==> flow/design.v <==
module ALU(in1,
				in2, 
				op, 
				result);
	output reg [31:0] result;
	input [31:0] in1, in2;
	input [3:0] op;  
	always @(*) begin
		case(op)
			4'b0001 : begin  
				result = in1 & in2;
			end
			4'b0010 : begin  
				result = in1 | in2;
			end
			4'b0011 : begin  
				result = in1 ^ in2;
			end
			4'b0100 : begin  
				result = in1 + in2;
			end
			4'b0101 : begin 
				result = in1 - in2;
			end
			4'b0110 : begin  
				result = in1 >> in2[4:0];
			end
			4'b0111 : begin  
				result = in1 << in2[4:0];
			end
			4'b1000 : begin  
				result = $signed(in1) >>> in2[4:0];
			end
			4'b1001 : begin  
				result = in1 <<< in2[4:0];
			end
			4'b1010 : begin  
				result = in1 + in2;
			end
			4'b1011 : begin  
				result = {31'b0, $signed(in1) < $signed(in2)};
			end
			4'b1100 : begin  
				result = {31'b0, in1 < in2};
			end
			default : begin 
				result = 32'b0;
			end
		endcase
	end
endmodule
module BCompare(input [31:0] op1, input [31:0] op2, input BrUn, output reg BEQ, output reg BLT);
	always@(*)begin
		BEQ = 1'b0;
		BLT = 1'b0;
		if(~BrUn)begin 
			if(op1 == op2) begin
				BEQ = 1'b1;
			end
			if($signed(op1) < $signed(op2)) begin
				BLT = 1'b1;
			end
		end
		else begin
			if({1'b0, op1} == {1'b0, op2}) begin
				BEQ = 1'b1;
			end
			if({1'b0,op1} < {1'b0, op2}) begin
				BLT = 1'b1;
			end
		end
	end
endmodule
module ControlUnit(IWord, PCSelect, RegWEn, ImmSel, BrUn, BEQ, BLT, BSel, ASel, ALUOP, WBSel, MemRW);
input [31:0] IWord;
input BEQ, BLT;
output reg PCSelect, RegWEn, ImmSel, BSel, ASel, WBSel, MemRW, BrUn;
output reg [3:0] ALUOP;
always@(*) begin
	PCSelect = 1'b0;
	RegWEn = 1'b0;
	ImmSel = 1'b0;
	BSel = 1'b0;
	ASel = 1'b0;
	MemRW = 1'b0;
	WBSel = 1'b1;
	BrUn = 1'b0;
	ALUOP = 4'h4;
	case(IWord[6:0])
		7'b0110011: begin  
			PCSelect = 1'b0;
			RegWEn = 1'b1;
			ImmSel = 1'b0;
			BSel = 1'b0;
			ASel = 1'b0;
			MemRW = 1'b0;
			WBSel = 1'b1;
			BrUn = 1'b0;
			case(IWord[14:12])
				3'h0 : begin
					case(IWord[30])
						 1'b0 : begin  
							ALUOP = 4'h4;
						 end
						 1'b1 : begin  
							ALUOP = 4'h5;
						end
					endcase
				end
				3'h1 : begin  
					ALUOP = 4'h7;
				end
				3'h2 : begin  
					ALUOP = 4'hb;
				end
				3'h3 : begin  
					ALUOP = 4'hc;
				end
				3'h4 : begin  
					ALUOP = 4'h3;
				end
				3'h5 : begin 
					case(IWord[30]) 
						1'b1: begin  
							ALUOP = 4'h8;
						end
						1'b0:begin  
							ALUOP = 4'h6;
						end
					endcase
				end
				3'h6 : begin  
					ALUOP = 4'h2;
				end
				3'h7 : begin  
					ALUOP = 4'h1;
				end
			endcase
		end
		7'b0010011 : begin  
			PCSelect = 1'b0;
			RegWEn = 1'b1;
			ImmSel = 1'b1;
			BSel = 1'b1;
			ASel = 1'b0;
			MemRW = 1'b0;
			WBSel = 1'b1;
			BrUn = 1'b0;
			case(IWord[14:12])
					3'h0 : begin  
							ALUOP = 4'h4;
					end
					3'h1 : begin  
						ALUOP = 4'h7;
					end
					3'h2 : begin  
						ALUOP = 4'hb;
					end
					3'h3 : begin  
						ALUOP = 4'hc;
					end
					3'h4 : begin  
						ALUOP = 4'h3;
					end
					3'h5 : begin 
						case(IWord[30])
							1'b0 : begin
								ALUOP = 4'h6;
							end
							1'b1 : begin
								ALUOP = 4'h8;
							end
						endcase
					end
					3'h6 : begin  
						ALUOP = 4'h2;
					end
					3'h7 : begin  
						ALUOP = 4'h1;
					end
			endcase
		end
		7'b0000011 : begin  
			PCSelect = 1'b0;
			RegWEn = 1'b1;
			ImmSel = 1'b1;
			BSel = 1'b1;
			ASel = 1'b0;
			ALUOP = 4'h4;
			MemRW = 1'b0;
			WBSel = 1'b0;
			BrUn = 1'b0;
		end
		7'b0100011 : begin  
			PCSelect = 1'b0;
			RegWEn = 1'b0;
			ImmSel = 1'b1;
			BSel = 1'b1;
			ASel = 1'b0;
			ALUOP = 4'h4;
			MemRW = 1'b1;
			WBSel = 1'b1;
		end
		7'b1100011 : begin  
			RegWEn = 1'b0;
			ImmSel = 1'b1;
			case(IWord[14:12]) 
				3'h0 : begin
					BrUn = 1'b0;
					PCSelect = BEQ;
				end
				3'h1 : begin
					BrUn = 1'b0;
					PCSelect = ~BEQ;
				end
				3'h4 : begin
					BrUn = 1'b0;
					PCSelect = BLT;
				end
				3'h5 : begin
					BrUn = 1'b0;
					PCSelect = BEQ | ~BLT;
				end
				3'h6 : begin
					BrUn = 1'b1;
					PCSelect = BLT;
				end
				3'h7 : begin
					BrUn = 1'b1;
					PCSelect = BEQ | ~BLT;
				end
				default:
				;
			endcase
			BSel = 1'b1;
			ASel = 1'b1;
			ALUOP = 4'h4;
			MemRW = 1'b0;
			WBSel = 1'b1;
		end
		default:
		;
	endcase
end
endmodule
module ImmExtend(input [12:0] imm, output reg [31:0] extend);
	always @(*) begin
		extend = {{19{imm[12]}}, imm};
	end
endmodule
module PC(input PCSel, input [31:0] branchVal, input clk, input reset, output reg [31:0] PCVal);
	always @(posedge clk) begin
		if(reset) begin
			PCVal <= 32'b0;
		end
		else if(PCSel) begin
			PCVal <= branchVal;
		end
		else begin
			PCVal <= PCVal + 3'b100;
		end
	end
endmodule
module RegFile(rs1, rs2, rd, din, out1, out2, clk, reset, enable, rw);
reg [31:0] steve [31:0];
integer i;
input [4:0] rd, rs1, rs2;
input clk, reset, enable, rw;
input [31:0] din;
output reg [31:0] out1, out2;
	always @(posedge clk) begin
		if (enable) begin
			if(reset) begin
				for( i = 0; i <= 31; i = i + 1 ) begin 
					steve[i] <= 32'b0;	
				end
			end
			else if(rw && rd != 5'd0) begin
				steve[rd] <= din; 
			end
		end
	end
	always @(*) begin
		out1 = 32'b0;
		out2 = 32'b0;
		if(enable) begin
			out1 = (rs1 == 5'd0) ? 32'b0 : steve[rs1];
			out2 = (rs2 == 5'd0) ? 32'b0 : steve[rs2];
		end
	end
endmodule
module Datapath(input clk,
					input reset,
					output [31:0] imem_addr,
					input [31:0] imem_rdata,
					output [31:0] dmem_addr,
					output [31:0] dmem_wdata,
					output dmem_we,
					input [31:0] dmem_rdata,
					output wb_valid,
					output [4:0] wb_rd,
					output [31:0] wb_data);
reg [31:0] WB;
wire PCSelect, RegWEn, ImmSel, BrUn, BEQ, BLT, BSel, ASel, WBSel, MemRW;
wire [3:0] ALUOP;
wire [31:0] longImm, IWord, data1Val, data2Val, result, PCVal, DmemOut;
reg [31:0] alu1, alu2;
reg [12:0] imm;
reg [4:0] rs1, rs2, rd;
assign IWord = imem_rdata;
assign imem_addr = PCVal;
RegFile regs(IWord[19:15], IWord[24:20], IWord[11:7], WB, data1Val, data2Val, clk, reset, 1'b1 , RegWEn);
BCompare compare(data1Val, data2Val, BrUn, BEQ, BLT);
ControlUnit cu(IWord, PCSelect, RegWEn, ImmSel, BrUn, BEQ, BLT, BSel, ASel, ALUOP, WBSel, MemRW);
PC pc(PCSelect, WB, clk, reset, PCVal);
ImmExtend longBoi(imm, longImm);
ALU alu(alu1, alu2, ALUOP, result);
assign dmem_addr = result;
assign dmem_wdata = data2Val;
assign dmem_we = MemRW & ~reset;
assign DmemOut = dmem_rdata;
assign wb_valid = RegWEn & (rd != 5'd0) & ~reset;
assign wb_rd = rd;
assign wb_data = WB;
	always@(*) begin
		if(ASel) begin
			alu1 = PCVal;
		end
		else begin
			alu1 = data1Val;
		end
		if(BSel) begin
			alu2 = longImm;
		end
		else begin
			alu2 = data2Val;
		end
		if(WBSel) begin
			WB = result;
		end
		else begin
			WB = DmemOut;
		end
		if(IWord[6:0] == 7'b1100011)begin  
			imm = {IWord[31], IWord[7], IWord[30:25], IWord[11:8], 1'b0};
		end
		else if(IWord[6:0] == 7'b0100011)begin  
			imm = {IWord[31], IWord[31:25], IWord[11:7]};
		end
		else begin
			imm = {IWord[31], IWord[31:20]};
		end
		rs1 = IWord[19:15];
		rs2 = IWord[24:20];
		rd = IWord[11:7];
	end
endmodule
# Step by step through the tools: Datapath
# What the tools print for Datapath, step after step.
# Lines are those of the file above, counted from 1.
# Operators: Yosys type, input widths -> output width; for muxes data width and select width s.
# Cell names lack the library's common part.
# Not given: -
# setup
design	Datapath
clk_port	clk
cell_library	sky130hd
pvt_corner	tt_025C_1v80

# After elaboration
# Source: Yosys, flattened and elaborated, memories not mapped. Widths are those after wreduce; folded enables and synchronous resets count as part of the registers. Registers that Yosys merges into a memory's read port (data or address) are not register bits. Print and check cells do not count.
# Memory sizes are those after Yosys's memory passes, which may raise the word count (mostly to a power of two), join words into wider ones and drop unused or constant bits.
# bits
reg_bits	32
latch_bits	0
ramBits	1024
romBits	0
mem_count	1
input_bits	66
# classes
n_addsub	3
multipliers	0
n_div	0
cmp	4
eq_ne	25
shifts	4
mux	33
n_logic	11
n_reduce_logical	11
# memory_table
memory	size	word_bits	line	source
regs.steve	32	32	265	reg [31:0] steve [31:0];
# ops
operator	count
$pmux 32 s11	1
$mux 32	8
$lt 32x32->1	4
$pmux 4 s8	2
$add 32x3->32 const B	1
$add 32x32->32	1
$sub 32x32->32	1
$eq 32x32->1	1
$and 32x32->32	1
$or 32x32->32	1
$xor 32x32->32	1
$shl 32x5->32	1
$shr 32x5->32	1
$sshl 32x5->32	1
$sshr 32x5->32	1
$pmux 4 s2	3
$eq 4x4->1 const B	5
$eq 4x3->1 const B	4
$mux 5	3
$eq 7x6->1 const B	2
$mux 1	14
$eq 3x3->1 const B	4
$mux 12	1
$logic_not 5->1	2
$reduce_or 2->1	4
$eq 4x2->1 const B	2
$eq 7x2->1 const B	1
$eq 7x5->1 const B	1
# Not listed: further kinds 13, cells in them 19.

# Longest topological paths
# Yosys ltp: most cells in a row. Word level: on the elaborated netlist, between registers, memories and ports. Mapped: between sequential cells and ports; inverters and the memories' decode and read muxes count.
# depth
ltp_word	10
ABC_AREA	1
ltp_mapped	38
depth_no_buf	33

# After synthesis
# Source: synth_stat.txt of the flow (Yosys; design flattened, memories mapped). It holds for the ABC_AREA given above (unset counts as 0); a run with the other value may have another netlist.
# types
type	count
edfxtp_1	1024
nand2_1	2213
nand3_1	1333
nor2_1	1690
o21ai_0	580
ha_1	130
inv_1	335
buf_2	246
clkbuf_1	303
a21oi_1	200
o22ai_1	158
buf_4	126
o221ai_1	96
dfxtp_1	32
nand4_1	97
buf_6	49
o211ai_1	42
xor2_1	33
# Not listed: further types 46, cells in them 364.
# synth_totals
cells	9051
mapped_area_um2	68782.2
seqArea_um2	31390.1
ff_cells	1056

# Timing after synthesis
# Path of least setup slack by OpenSTA after synthesis, without wires, with an ideal clock, recovery checks aside; 20% of the period is set as input and as output delay. Where synthesis merged equal registers, the netlist keeps one of their names.
# synth_timing
path_kind	input port to output port
startpoint	in imem_rdata[20]
endpoint	out wb_data[26]
tclk_ps	14000
in_delay_ps	2800
output_delay_ps	2800
launch_ps	2800
arrival_ps	7252
t_required_ps	11200
slack_ps	3948
delay_ps	4452
path_stages	36
path_buffers	9
period_less_setup_slack_ps	10052
# "delay_ps" = arrival - input delay + setup time.
# A path that ends at an output port has no setup time.
# "path_stages" counts driving pins, that of a launching flip-flop among them; a cell with two outputs on the path counts twice.
# "period_less_setup_slack_ps" = period - worst setup slack (recovery checks aside). The figure is calculated, with input and output delays left at 20% of the set period.
# Between the ends stands the longest chain of elaborated cells between them, by number of cells; it is not shown to be the way that was timed. Of several equally long chains one is given.
# Each line given opens the expression or statement behind the cell; cells for indexed reads and writes are added by Yosys, which also makes memories of some case tables.
# A memory read counts as a cell of the chain, while the word-level depth stops at memories.
# synth_via
cell_sequence	buf_6 -> buf_6 -> buf_6 -> buf_2 -> buf_2 -> clkbuf_1 -> buf_1 -> nor2_1 -> o221ai_1 -> o211ai_1 -> nand4_1 -> nand3_1 -> nand2_1 -> o21ai_0 -> ha_1 -> clkbuf_1 -> nand2_1 -> nor2_1 -> nand3_1 -> nand3_1 -> nand2_1 -> nand2_1 -> inv_1 -> o21ai_1 -> nand2_1 -> nand2_1 -> nand2_1 -> o211ai_1 -> nand2_1 -> nand3_1 -> nand2_1 -> nor2_1 -> nand3_1 -> nand2_2 -> buf_2 -> inv_1
elab_chain_len	6
cone_cells	17
cone_classes	add/sub (2); shift (4); mux (6); logic (3); reduce/logical (1); memory (1)
# synth_lines
item	line	source
start, declared	295	input [31:0] imem_rdata,
$mem_v2 32x32	265	reg [31:0] steve [31:0];
$mux 32	288	out2 = (rs2 == 5'd0) ? 32'b0 : steve[rs2];
$mux 32	332	if(BSel) begin
$add 32x32->32	38	result = in1 + in2;
$pmux 32 s11	9	case(op)
$mux 32	338	if(WBSel) begin
end, declared	302	output [31:0] wb_data);

# Worst path after layout
# Path of least setup slack in the final report of stored run 2 (OpenROAD, finished layout, wires in). Where an end is a register, its clock arrival counts in the times.
# The path's times are printed in steps of 10 ps; the period is the one set.
# layout_timing
path_kind	input port to output port
startpoint	in imem_rdata[20]
endpoint	out wb_data[27]
tclk_ps	24800
in_delay_ps	4960
output_delay_ps	4960
launch_ps	4960
arrival_ps	13250
t_required_ps	19840
slack_ps	6590
path_stages	29
path_buffers	6
# Between the ends stands the longest chain of elaborated cells between them, by number of cells; it is not shown to be the way that was timed. Of several equally long chains one is given.
# A memory read counts as a cell of the chain, while the word-level depth stops at memories.
# layout_via
cell_sequence	buf_8 -> buf_4 -> buf_4 -> buf_4 -> o21ai_0 -> o22ai_1 -> nand2_1 -> nand4_1 -> nand3_1 -> inv_1 -> a21oi_1 -> ha_1 -> nand2_1 -> nor4_1 -> nand3_1 -> nand3_1 -> nand2_1 -> o211ai_1 -> nand2_1 -> nand2_1 -> a21oi_1 -> o21ai_0 -> nand2_1 -> nor2_1 -> nand3_1 -> nand2_2 -> buf_4 -> inv_2 -> clkdlybuf4s50_1
elab_chain_len	6
cone_cells	17
cone_classes	add/sub (2); shift (4); mux (6); logic (3); reduce/logical (1); memory (1)
# layout_lines
item	line	source
start, declared	295	input [31:0] imem_rdata,
$mem_v2 32x32	265	reg [31:0] steve [31:0];
$mux 32	288	out2 = (rs2 == 5'd0) ? 32'b0 : steve[rs2];
$mux 32	332	if(BSel) begin
$add 32x32->32	38	result = in1 + in2;
$pmux 32 s11	9	case(op)
$mux 32	338	if(WBSel) begin
end, declared	302	output [31:0] wb_data);

# Datapath through Yosys and OpenROAD on sky130hd: 5 stored runs, unordered, with their settings and measured results. The constraints put input and output delay at 20% of the set period each and load the outputs with 0.01 pF.
# By "timing.achieved_period_ps" is meant the clock period of the run minus its worst setup slack. This is arithmetic on one report: input and output delays are still those of the set period (20% each).
# "worstPathTime_ps" is the time allowed to the run's worst setup path (the clock period less input and output delay, where it has them) less its slack. Clock arrival times count: a late capture clock shortens it, a late launch clock lengthens it.
# "design_power_mw": no workload was simulated; the value follows from the tool's default switching activity.
# "worstPathTime_ps" is known to 10 ps.
# Among the settings, -- means not set for that run.
# A result given as -- is not shown for that run.
stored run	CELL_PAD_IN_SITES_DETAIL_PLACEMENT	CORE_ASPECT_RATIO	CORE_MARGIN	CORE_UTILIZATION	CTS_CLUSTER_SIZE	MAX_ROUTING_LAYER	MIN_ROUTING_LAYER	PLACE_DENSITY	SETUP_SLACK_MARGIN	TNS_END_PERCENT	period_ns	CAP_MARGIN	SLEW_MARGIN	ABC_AREA	CTS_CLUSTER_DIAMETER	GPL_ROUTABILITY_DRIVEN	GPL_TIMING_DRIVEN	HOLD_SLACK_MARGIN	PLACE_DENSITY_LB_ADDON	CELL_PAD_IN_SITES_GLOBAL_PLACEMENT	yosys.chip_area_um2	design_die_area_um2	final_cell_area_um2	fin_util_frac	setup_ws_ps	hold_ws_ps	design_power_mw	timing.achieved_period_ps	worstPathTime_ps	path_kind
stored run 1	2	1.04	6	40	90	met4	met2	0.6	0.22	20	12.1	20	20	--	--	--	--	--	--	--	--	--	--	--	--	--	--	--	--	--
stored run 2	--	0.96	10	39	--	met4	--	--	5.0	95	24.8	25	20	1	316	0	1	0.07	0.18	--	68782.2	193564.0	75222.1	0.431	6594	627	5.591	18206	8290	input port to output port
stored run 3	2	--	3	19	59	--	--	--	2.08	--	13.5	25	20	--	65	--	--	--	0.18	--	67309.6	361441.0	84300.9	0.24	1946	659	11.808	11554	6150	input port to output port
stored run 4	--	1.31	9	68	85	--	met1	--	-0.76	--	10.4	20	0	0	222	--	0	--	0.26	--	--	--	--	--	--	--	--	--	--	--
stored run 5	--	0.96	10	39	--	met5	--	--	5.0	95	24.8	5	20	0	316	0	1	0.11	0.18	2	67309.6	189610.0	75753.9	0.441	5764	509	5.878	19036	9120	input port to output port
# Stored run 1: incomplete, routing halted on GRT-0116
# Stored run 4: incomplete, routing halted on GRT-0116
